==> flow/design.v <==
`timescale 1ns / 1ps
module md5_operation(input [1:0] round, input [3:0] phase, input [511:0] message, input [127:0] current_state, output [127:0] next_state);
	assign next_state = {current_state[31:0], round_operation(round, phase, message, current_state), current_state[95:32]};
	function [4:0] S(input [1:0] round, input [3:0] phase);
		case({round,phase[1:0]})
			4'b00_00: S = 5'd7;
			4'b00_01: S = 5'd12;
			4'b00_10: S = 5'd17;
			4'b00_11: S = 5'd22;
			4'b01_00: S = 5'd5;
			4'b01_01: S = 5'd9;
			4'b01_10: S = 5'd14;
			4'b01_11: S = 5'd20;
			4'b10_00: S = 5'd4;
			4'b10_01: S = 5'd11;
			4'b10_10: S = 5'd16;
			4'b10_11: S = 5'd23;
			4'b11_00: S = 5'd6;
			4'b11_01: S = 5'd10;
			4'b11_10: S = 5'd15;
			4'b11_11: S = 5'd21;
		endcase
	endfunction
	function [3:0] K(input [1:0] round, input [3:0] phase);
		case( {round, phase} )
			6'b00_0000: K = 4'd0; 
			6'b00_0001: K = 4'd1; 
			6'b00_0010: K = 4'd2; 
			6'b00_0011: K = 4'd3; 
			6'b00_0100: K = 4'd4; 
			6'b00_0101: K = 4'd5; 
			6'b00_0110: K = 4'd6; 
			6'b00_0111: K = 4'd7; 
			6'b00_1000: K = 4'd8; 
			6'b00_1001: K = 4'd9; 
			6'b00_1010: K = 4'd10; 
			6'b00_1011: K = 4'd11; 
			6'b00_1100: K = 4'd12; 
			6'b00_1101: K = 4'd13; 
			6'b00_1110: K = 4'd14; 
			6'b00_1111: K = 4'd15; 
			6'b01_0000: K = 4'd1; 
			6'b01_0001: K = 4'd6; 
			6'b01_0010: K = 4'd11; 
			6'b01_0011: K = 4'd0; 
			6'b01_0100: K = 4'd5; 
			6'b01_0101: K = 4'd10; 
			6'b01_0110: K = 4'd15; 
			6'b01_0111: K = 4'd4; 
			6'b01_1000: K = 4'd9; 
			6'b01_1001: K = 4'd14; 
			6'b01_1010: K = 4'd3; 
			6'b01_1011: K = 4'd8; 
			6'b01_1100: K = 4'd13; 
			6'b01_1101: K = 4'd2; 
			6'b01_1110: K = 4'd7; 
			6'b01_1111: K = 4'd12; 
			6'b10_0000: K = 4'd5; 
			6'b10_0001: K = 4'd8; 
			6'b10_0010: K = 4'd11; 
			6'b10_0011: K = 4'd14; 
			6'b10_0100: K = 4'd1; 
			6'b10_0101: K = 4'd4; 
			6'b10_0110: K = 4'd7; 
			6'b10_0111: K = 4'd10; 
			6'b10_1000: K = 4'd13; 
			6'b10_1001: K = 4'd0; 
			6'b10_1010: K = 4'd3; 
			6'b10_1011: K = 4'd6; 
			6'b10_1100: K = 4'd9; 
			6'b10_1101: K = 4'd12; 
			6'b10_1110: K = 4'd15; 
			6'b10_1111: K = 4'd2; 
			6'b11_0000: K = 4'd0; 
			6'b11_0001: K = 4'd7; 
			6'b11_0010: K = 4'd14; 
			6'b11_0011: K = 4'd5; 
			6'b11_0100: K = 4'd12; 
			6'b11_0101: K = 4'd3; 
			6'b11_0110: K = 4'd10; 
			6'b11_0111: K = 4'd1; 
			6'b11_1000: K = 4'd8; 
			6'b11_1001: K = 4'd15; 
			6'b11_1010: K = 4'd6; 
			6'b11_1011: K = 4'd13; 
			6'b11_1100: K = 4'd4; 
			6'b11_1101: K = 4'd11; 
			6'b11_1110: K = 4'd2; 
			default:    K = 4'd9; 
		endcase
	endfunction
	function [31:0] T(input [1:0] round, input [3:0] phase);
		case( {round, phase} )
			6'b00_0000: T = 32'hd76aa478;
			6'b00_0001: T = 32'he8c7b756;
			6'b00_0010: T = 32'h242070db;
			6'b00_0011: T = 32'hc1bdceee;
			6'b00_0100: T = 32'hf57c0faf;
			6'b00_0101: T = 32'h4787c62a;
			6'b00_0110: T = 32'ha8304613;
			6'b00_0111: T = 32'hfd469501;
			6'b00_1000: T = 32'h698098d8;
			6'b00_1001: T = 32'h8b44f7af;
			6'b00_1010: T = 32'hffff5bb1;
			6'b00_1011: T = 32'h895cd7be;
			6'b00_1100: T = 32'h6b901122;
			6'b00_1101: T = 32'hfd987193;
			6'b00_1110: T = 32'ha679438e;
			6'b00_1111: T = 32'h49b40821;
			6'b01_0000: T = 32'hf61e2562;
			6'b01_0001: T = 32'hc040b340;
			6'b01_0010: T = 32'h265e5a51;
			6'b01_0011: T = 32'he9b6c7aa;
			6'b01_0100: T = 32'hd62f105d;
			6'b01_0101: T = 32'h02441453;
			6'b01_0110: T = 32'hd8a1e681;
			6'b01_0111: T = 32'he7d3fbc8;
			6'b01_1000: T = 32'h21e1cde6;
			6'b01_1001: T = 32'hc33707d6;
			6'b01_1010: T = 32'hf4d50d87;
			6'b01_1011: T = 32'h455a14ed;
			6'b01_1100: T = 32'ha9e3e905;
			6'b01_1101: T = 32'hfcefa3f8;
			6'b01_1110: T = 32'h676f02d9;
			6'b01_1111: T = 32'h8d2a4c8a;
			6'b10_0000: T = 32'hfffa3942;
			6'b10_0001: T = 32'h8771f681;
			6'b10_0010: T = 32'h6d9d6122;
			6'b10_0011: T = 32'hfde5380c;
			6'b10_0100: T = 32'ha4beea44;
			6'b10_0101: T = 32'h4bdecfa9;
			6'b10_0110: T = 32'hf6bb4b60;
			6'b10_0111: T = 32'hbebfbc70;
			6'b10_1000: T = 32'h289b7ec6;
			6'b10_1001: T = 32'heaa127fa;
			6'b10_1010: T = 32'hd4ef3085;
			6'b10_1011: T = 32'h04881d05;
			6'b10_1100: T = 32'hd9d4d039;
			6'b10_1101: T = 32'he6db99e5;
			6'b10_1110: T = 32'h1fa27cf8;
			6'b10_1111: T = 32'hc4ac5665;
			6'b11_0000: T = 32'hf4292244;
			6'b11_0001: T = 32'h432aff97;
			6'b11_0010: T = 32'hab9423a7;
			6'b11_0011: T = 32'hfc93a039;
			6'b11_0100: T = 32'h655b59c3;
			6'b11_0101: T = 32'h8f0ccc92;
			6'b11_0110: T = 32'hffeff47d;
			6'b11_0111: T = 32'h85845dd1;
			6'b11_1000: T = 32'h6fa87e4f;
			6'b11_1001: T = 32'hfe2ce6e0;
			6'b11_1010: T = 32'ha3014314;
			6'b11_1011: T = 32'h4e0811a1;
			6'b11_1100: T = 32'hf7537e82;
			6'b11_1101: T = 32'hbd3af235;
			6'b11_1110: T = 32'h2ad7d2bb;
			6'b11_1111: T = 32'heb86d391;
			default:    T = 32'hxxxxxxxx;
		endcase
	endfunction
	function [31:0] round_operation(input [1:0] round, input [3:0] phase, input [511:0] message, input [127:0] current_state);
		reg [31:0] a, b, c, d;
		reg [31:0] before_shift;
		begin
			{a, b, c, d} = current_state;
			case(round)
				2'b00:   before_shift = (b&c | ~b&d);    
				2'b01:   before_shift = (b&d | c& ~d);   
				2'b10:   before_shift = (b ^ c ^ d);     
				default: before_shift = (c ^ (b | ~d));  
			endcase
			before_shift = before_shift + a + message[480-32*K(round,phase) +: 32] + T(round, phase);
			round_operation = b + ((before_shift << S(round, phase)) | (before_shift >> (32-S(round, phase))));
		end
	endfunction
endmodule
`timescale 1ns / 1ps
module md5_iter(output wire [127:0] digest_o, output reg valid, output reg [63:0] value, input clk, rst, input [63:0] message, input new_message);
	reg [1:0] round;
	reg [3:0] phase;
	reg [127:0] digest;
	wire [511:0] padded_message;
	reg [127:0] current_state;
	wire [127:0] next_state;
	reg idle;
	always @ (posedge clk) begin
		if( rst ) begin
			round <= 2'd0;
			phase <= 4'd0;
			valid <= 1'b0;
			current_state <= {32'h67452301, 32'hefcdab89, 32'h98badcfe, 32'h10325476};
			digest <= 128'd0;
			value <= 128'd0;
			idle <= 1'b1;
		end
		else begin
			if( idle ) begin
				round <= 2'd0;
				phase <= 4'd0;
				current_state <= {32'h67452301, 32'hefcdab89, 32'h98badcfe, 32'h10325476};
				idle <= ~new_message;
				if( new_message ) begin
					value <= message;
					valid <= 1'b0;
					digest <= 128'd0;
				end
			end
			else begin
				phase <= phase + 4'd1;
				if( phase == 4'd15 ) begin
					round <= round + 2'd1;
					if( round == 2'd3 ) begin
						valid <= 1'b1;
						digest <= {next_state[127:96]+32'h67452301, next_state[95:64]+32'hefcdab89,  next_state[63:32]+32'h98badcfe, next_state[31:0]+32'h10325476};
						idle <= 1'b1;
					end
				end
				current_state <= next_state;
			end
		end
	end
	md5_operation md50(.round(round), .phase(phase), .message(padded_message), .current_state(current_state), .next_state(next_state));
    assign digest_o[127:96] = {digest[103:96], digest[111:104], digest[119:112], digest[127:120]};
	assign digest_o[95:64] =  {digest[71:64], digest[79:72], digest[87:80], digest[95:88]};
	assign digest_o[63:32] =  {digest[39:32], digest[47:40], digest[55:48], digest[63:56]};
	assign digest_o[31:0] =  {digest[7:0], digest[15:8], digest[23:16], digest[31:24]};
	assign padded_message = {
		message[39:32], message[47:40], message[55:48], message[63:56],
		message[7:0], message[15:8], message[23:16], message[31:24],
		24'd0, 8'b10000000, 352'd0, 24'd0, 8'd64, 32'd0};
endmodule
Reports on md5_iter

The steps from the RTL of md5_iter to its reports follow in flow order.
Line numbers count from 1 in the design file above.
Library cell names are shortened.
Not given: -

Design top: md5_iter
Clock input: clk
Standard-cell library: sky130hd
Corner: tt_025C_1v80

Elaborated design

Counts by Yosys on the flattened word-level netlist (proc, flatten, opt, wreduce; memories kept). Register bits leave out memories and registers merged into their read ports (data or address). Print and check cells are left out.
Memory sizes are those after Yosys's memory passes, which may raise the word count (mostly to a power of two), join words into wider ones and drop unused or constant bits.

Word-level cells: 63
Bits of input ports: 67
Register bits after elaboration: 328
Output and inout bits: 193
Memories: 4
ROM bits: 2,464

Memories:

| memory           | words | width | read ports | write ports | line | source |
| (name not given) | 64    | 32    | 1          | 0           | 93   | `case( {round, phase} )` |
| (name not given) | 64    | 4     | 1          | 0           | 25   | `case( {round, phase} )` |
| (name not given) | 16    | 5     | 1          | 0           | 5    | `case({round,phase[1:0]})` |
| (name not given) | 16    | 5     | 1          | 0           | 5    |  |

Equal/unequal tests: 5
Reduce/logical cells: 6
$add $sub $neg: 12
Multiplexer cells: 12
Shift operators: 3
Bitwise logic cells: 14

Operators with widths:

| kind                                                                | number |
| 512-bit by 32-bit indexed select with 32-bit output                 | 1 |
| 128-bit 2-to-1 mux                                                  | 4 |
| 32-bit adder                                                        | 4 |
| 32-bit AND                                                          | 4 |
| 32-bit bitwise OR                                                   | 4 |
| 32-bit bitwise XOR                                                  | 3 |
| 32-bit case mux with 3-bit select                                   | 1 |
| 32-bit adder (second input constant)                                | 2 |
| 32-bit NOT                                                          | 2 |
| 32-bit by 29-bit adder with 32-bit output (second input constant)   | 1 |
| 32-bit by 31-bit adder with 32-bit output (second input constant)   | 1 |
| 32-bit by 32-bit >> shifter with 32-bit output                      | 1 |
| 32-bit by 5-bit << shifter with 32-bit output                       | 1 |
| 9-bit by 9-bit subtractor with 10-bit output (first input constant) | 1 |
| 6-bit by 5-bit subtractor with 7-bit output (first input constant)  | 1 |
| 1-bit 2-to-1 mux                                                    | 7 |
| 2-bit == test (second input constant)                               | 2 |
| 2-bit nonzero test                                                  | 2 |
| 4-bit by 1-bit adder with 4-bit output (second input constant)      | 1 |
| 4-bit == test (second input constant)                               | 1 |
| 3-bit AND reduction                                                 | 1 |
| 2-bit by 1-bit adder with 2-bit output (second input constant)      | 1 |
| 2-bit by 1-bit == test with 1-bit output (second input constant)    | 1 |
| 2-bit != test (second input constant)                               | 1 |
| 2-bit zero test                                                     | 1 |
| 2-bit AND reduction                                                 | 1 |
| 2-bit OR reduction                                                  | 1 |
| 1-bit NOT                                                           | 1 |

Longest topological paths

Depth = most cells in a row (Yosys ltp): at word level without a register or memory, in the mapped netlist without a sequential cell, where the memories' decode and read muxes count.

Depth after elaboration: 14
ABC_AREA: 0
Gate-level depth with buffers: 49
Mapped depth without buffers: 44

Mapped cells and area

The flow's flattened synthesis, as Yosys stat reports it; memories are mapped. The netlist is that of the ABC_AREA named above (0 if unset); the other value can give another one.

Cell types:

| cell type | number |
| dfxtp_1   | 328 |
| nand2_1   | 597 |
| a21oi_1   | 374 |
| fa_1      | 64 |
| nor2_1    | 312 |
| ha_1      | 90 |
| mux2_2    | 92 |
| clkbuf_1  | 265 |
| o21ai_0   | 180 |
| xnor2_1   | 98 |
| xor2_1    | 94 |
| nand3_1   | 144 |
| mux2i_1   | 69 |
| inv_1     | 134 |
| and2_1    | 67 |
| a211oi_1  | 50 |
| a221oi_1  | 40 |
| or3_1     | 55 |

Not listed: further types 75, cells in them 737.

Chip area (Yosys): 27,696.6 um^2
Buffer cells: 338
Mapped cells: 3,790
Flip-flop cells: 328

By module: a second synthesis without flattening, with its own total; a netlist apart from the flattened one above.

Cells (unflattened synthesis): 4,022
Area (unflattened synthesis): 31,330.0 um^2

Each row is one instance without its submodules.

Modules:

| module        | cells | times used | area (um^2) | sequential area (um^2) |
| md5_operation | 2,511 | 1          | 18,401.4    | 0.0 |
| md5_iter      | 1,511 | 1          | 12,928.6    | 6,566.3 |

Path before layout

Path of least setup slack by OpenSTA after synthesis, without wires, with an ideal clock, recovery checks aside; 20% of the period is set as input and as output delay. Where synthesis merged equal registers, the netlist keeps one of their names.

Path type: register to register
Start: register round[0]
End: register digest[95]
Clock period: 10,000 ps
Slack: 423 ps
Delay of the path: 9,577 ps
Data required time: 9,883 ps
Data arrival time: 9,460 ps
Path buffers: 7
Stages: 45
Synthesis period reached: 9,577 ps

"delay of the path" is the arrival time less input delay plus setup time.
"stages": output pins that drive a net of the path, with the launching flip-flop's if there is one; two outputs of one cell count as two.
"synthesis period reached" = period - worst setup slack (recovery checks aside). The figure is calculated, with input and output delays left at 20% of the set period.
Between the ends stands the longest chain of elaborated cells between them, by number of cells; it is not shown to be the way that was timed. Of several equally long chains one is given.
Each line given opens the expression or statement behind the cell; cells for indexed reads and writes are added by Yosys, which also makes memories of some case tables.
The chain passes a memory read, where the word-level depth is cut; so it can be longer than that depth.
A register here has more assigning lines than the two given.

Cell sequence: dfxtp_1 > buf_2 > buf_2 > inv_1 > clkbuf_1 > buf_1 > ha_1 > clkbuf_1 > a221oi_1 > mux2_2 > a22oi_1 > nor2_1 > a221o_1 > fa_1 > fa_1 > inv_1 > ha_1 > buf_2 > (+9 left out) > o21ai_1 > o22a_1 > o31ai_1 > ha_1 > clkbuf_1 > a21oi_1 > o21bai_1 > a21o_1 > a2111oi_0 > or3_1 > o31a_1 > nand3_1 > and3b_1 > nand4_1 > o21ai_1 > and3_1 > xnor2_1 > a22o_1
Length of the longest elaborated chain: 12
Elaborated cells between the ends (all ways): 25
Source lines of those cells: 10
Those cells by class: add/sub: 7; eq/ne: 3; shift: 3; mux: 4; logic: 1; reduce/logical: 3; memory: 4

Ends and longest elaborated chain, post-synthesis:

| what                                                | line | source |
| start: declaration                                  | 179  | `reg [1:0] round;` |
| start: assignment                                   | 188  | `round <= 2'd0;` |
| start: assignment                                   | 211  | `round <= round + 2'd1;` |
| memory 64 x 4 bit                                   | 25   | `case( {round, phase} )` |
| 9-bit by 9-bit subtractor with 10-bit output        | 172  | `before_shift = before_shift + a + message[480-32*K(round,phase) +: 32] + T(round, phase);` |
| 512-bit by 32-bit indexed select with 32-bit output | 172  |  |
| 32-bit adder (2 in a row)                           | 172  |  |
| 32-bit by 5-bit << shifter with 32-bit output       | 173  | `round_operation = b + ((before_shift << S(round, phase)) \| (before_shift >> (32-S(round, phase))));` |
| 32-bit bitwise OR                                   | 173  |  |
| 32-bit adder                                        | 173  |  |
| 32-bit adder                                        | 214  | `digest <= {next_state[127:96]+32'h67452301, next_state[95:64]+32'hefcdab89, next_state[63:32]+32'h98badcfe, ne ...` |
| 128-bit 2-to-1 mux                                  | 212  | `if( round == 2'd3 ) begin` |
| 128-bit 2-to-1 mux                                  | 210  | `if( phase == 4'd15 ) begin` |
| 128-bit 2-to-1 mux                                  | 197  | `if( idle ) begin` |
| end: assignment                                     | 192  | `digest <= 128'd0;` |
| end: assignment                                     | 214  |  |
| end: declaration                                    | 181  | `reg [127:0] digest;` |

Timing after layout

From the final timing report of record 1: the path of least setup slack in the routed layout; clock arrival at registers is part of the times.
The path's times are printed in steps of 10 ps; the period is the one set.

Path type: input to register
Start: input message[60]
End: register digest[95]
Input delay: 2,000 ps
Data arrival time: 10,320 ps
Stages: 36
Slack: 170 ps
Clock period: 10,000 ps
Data required time: 10,490 ps
Path buffers: 4

A register here has more assigning lines than the two given.

Cell sequence: clkdlybuf4s50_1 > mux2_2 > nand2_1 > fa_1 > fa_1 > inv_1 > ha_1 > a21o_1 > a21oi_1 > a21oi_1 > buf_4 > o21a_4 > o21a_1 > or3_1 > and3_4 > o21bai_1 > mux4_2 > o21ai_2 > buf_4 > o22a_1 > o31ai_1 > ha_1 > a21oi_1 > o21bai_1 > a21o_1 > a2111oi_0 > buf_4 > or3_1 > o31a_1 > nand3_1 > and3b_1 > nand4_1 > o21ai_1 > and3_1 > xnor2_1 > a22o_1

Ends and longest elaborated chain, after layout:

| what               | line | source |
| start: declaration | 178  | `module md5_iter(output wire [127:0] digest_o, output reg valid, output reg [63:0] value, input clk, rst, input ...` |
| end: assignment    | 192  | `digest <= 128'd0;` |
| end: assignment    | 214  | `digest <= {next_state[127:96]+32'h67452301, next_state[95:64]+32'hefcdab89, next_state[63:32]+32'h98badcfe, ne ...` |
| end: declaration   | 181  | `reg [127:0] digest;` |

Chain of elaborated cells between the ends: none given.

Hand-over note for md5_iter

4 stored runs of md5_iter in the flow (synthesis by Yosys, layout by OpenROAD, sky130hd cells), in arbitrary order. Constraints: input delay and output delay 20% of the set period each, output load 0.01 pF.
By "achieved clock period" is meant the clock period of the run minus its worst setup slack. This is arithmetic on one report: input and output delays are still those of the set period (20% each).
"critical path time" is the time allowed to the run's worst setup path (the clock period less input and output delay, where it has them) less its slack. Clock arrival times count: a late capture clock shortens it, a late launch clock lengthens it.
"critical path time" is given in steps of 10 ps.

## Record 1

==> flow/run.sh <==
#!/bin/bash
# the make line also repeats the synthesis and layout settings of config.mk as NAME=value (left out here)
make -C /OpenROAD-flow-scripts/flow DESIGN_CONFIG=/design/flow/config.mk WORK_HOME=/design/flow/orfs CLKGATE_MAP_FILE= finish
==> flow/config.mk <==
export PLATFORM = sky130hd
export DESIGN_NAME = md5_iter
export DESIGN_NICKNAME = md5_iter
export VERILOG_FILES = /design/flow/design.v
export SDC_FILE = /design/flow/constraint.sdc
export NUM_CORES = 4
export LEC_CHECK = 0
export CAP_MARGIN = 15
export CELL_PAD_IN_SITES_DETAIL_PLACEMENT = 0
export CELL_PAD_IN_SITES_GLOBAL_PLACEMENT = 3
export CORE_ASPECT_RATIO = 1.46
export CORE_MARGIN = 2
export CORE_UTILIZATION = 40
export CTS_CLUSTER_DIAMETER = 289
export CTS_CLUSTER_SIZE = 41
export GPL_ROUTABILITY_DRIVEN = 0
export MAX_ROUTING_LAYER = met4
export MIN_ROUTING_LAYER = met2
export SLEW_MARGIN = 40
==> flow/constraint.sdc <==
create_clock -name core_clock -period 10.0 [get_ports {clk}]
set_input_delay 2.0000 -clock core_clock [delete_from_list [all_inputs] [get_ports {clk}]]
set_output_delay 2.0000 -clock core_clock [all_outputs]
set_load 0.01 [all_outputs]

| result of record 1 | value |
|---|---|
| area of the synthesized netlist | 27,696.6 um^2 |
| area inside the die boundary | 71,400.5 um^2 |
| std-cell area (final layout) | 34,244.1 um^2 |
| final utilization | 50.0% |
| worst setup slack after layout | 169 ps |
| total negative setup slack | 0 ps |
| worst hold slack in the final report | 466 ps |
| achieved clock period | 9,831 ps |
| critical path time | 7,830 ps |
| critical path kind | input to register |

## Record 2

==> flow/run.sh <==
#!/bin/bash
# the make line also repeats the synthesis and layout settings of config.mk as NAME=value (left out here)
make -C /OpenROAD-flow-scripts/flow DESIGN_CONFIG=/design/flow/config.mk WORK_HOME=/design/flow/orfs CLKGATE_MAP_FILE= finish
==> flow/config.mk <==
export PLATFORM = sky130hd
export DESIGN_NAME = md5_iter
export DESIGN_NICKNAME = md5_iter
export VERILOG_FILES = /design/flow/design.v
export SDC_FILE = /design/flow/constraint.sdc
export NUM_CORES = 4
export LEC_CHECK = 0
export CAP_MARGIN = 25
export CELL_PAD_IN_SITES_DETAIL_PLACEMENT = 0
export CELL_PAD_IN_SITES_GLOBAL_PLACEMENT = 3
export CORE_ASPECT_RATIO = 1.46
export CORE_MARGIN = 2
export CORE_UTILIZATION = 40
export CTS_CLUSTER_DIAMETER = 289
export CTS_CLUSTER_SIZE = 86
export GPL_ROUTABILITY_DRIVEN = 0
export GPL_TIMING_DRIVEN = 0
export MAX_ROUTING_LAYER = met4
export MIN_ROUTING_LAYER = met1
export PLACE_DENSITY_LB_ADDON = 0.22
export SLEW_MARGIN = 40
==> flow/constraint.sdc <==
create_clock -name core_clock -period 16.9 [get_ports {clk}]
set_input_delay 3.3800 -clock core_clock [delete_from_list [all_inputs] [get_ports {clk}]]
set_output_delay 3.3800 -clock core_clock [all_outputs]
set_load 0.01 [all_outputs]

Record 2: stopped before the end: placement reported FLW-0024

## Record 3

==> flow/run.sh <==
#!/bin/bash
# the make line also repeats the synthesis and layout settings of config.mk as NAME=value (left out here)
make -C /OpenROAD-flow-scripts/flow DESIGN_CONFIG=/design/flow/config.mk WORK_HOME=/design/flow/orfs CLKGATE_MAP_FILE= finish
==> flow/config.mk <==
export PLATFORM = sky130hd
export DESIGN_NAME = md5_iter
export DESIGN_NICKNAME = md5_iter
export VERILOG_FILES = /design/flow/design.v
export SDC_FILE = /design/flow/constraint.sdc
export NUM_CORES = 4
export LEC_CHECK = 0
export CAP_MARGIN = 20
export CORE_ASPECT_RATIO = 1.09
export CORE_MARGIN = 2
export CORE_UTILIZATION = 40
export CTS_CLUSTER_SIZE = 23
export HOLD_SLACK_MARGIN = 0.2
export PLACE_DENSITY_LB_ADDON = 0.19
export SETUP_SLACK_MARGIN = 3.45
export SLEW_MARGIN = 20
==> flow/constraint.sdc <==
create_clock -name core_clock -period 14.9 [get_ports {clk}]
set_input_delay 2.9800 -clock core_clock [delete_from_list [all_inputs] [get_ports {clk}]]
set_output_delay 2.9800 -clock core_clock [all_outputs]
set_load 0.01 [all_outputs]

| result of record 3 | value |
|---|---|
| area of the synthesized netlist | 27,696.6 um^2 |
| area inside the die boundary | 71,364.7 um^2 |
| std-cell area (final layout) | 32,368.5 um^2 |
| final utilization | 47.3% |
| worst setup slack after layout | 3,849 ps |
| total negative setup slack | 0 ps |
| worst hold slack in the final report | 449 ps |
| achieved clock period | 11,051 ps |
| critical path time | 8,070 ps |
| critical path kind | input to register |

## Record 4

==> flow/run.sh <==
#!/bin/bash
# the make line also repeats the synthesis and layout settings of config.mk as NAME=value (left out here)
make -C /OpenROAD-flow-scripts/flow DESIGN_CONFIG=/design/flow/config.mk WORK_HOME=/design/flow/orfs CLKGATE_MAP_FILE= finish
==> flow/config.mk <==
export PLATFORM = sky130hd
export DESIGN_NAME = md5_iter
export DESIGN_NICKNAME = md5_iter
export VERILOG_FILES = /design/flow/design.v
export SDC_FILE = /design/flow/constraint.sdc
export NUM_CORES = 4
export LEC_CHECK = 0
export CAP_MARGIN = 20
export CELL_PAD_IN_SITES_DETAIL_PLACEMENT = 2
export CORE_MARGIN = 2
export CORE_UTILIZATION = 49
export CTS_CLUSTER_DIAMETER = 335
export GPL_TIMING_DRIVEN = 0
export PLACE_DENSITY = 0.49
export SLEW_MARGIN = 20
==> flow/constraint.sdc <==
create_clock -name core_clock -period 16.0 [get_ports {clk}]
set_input_delay 3.2000 -clock core_clock [delete_from_list [all_inputs] [get_ports {clk}]]
set_output_delay 3.2000 -clock core_clock [all_outputs]
set_load 0.01 [all_outputs]

Record 4: stopped before the end: placement reported DPL-0033

End of note.
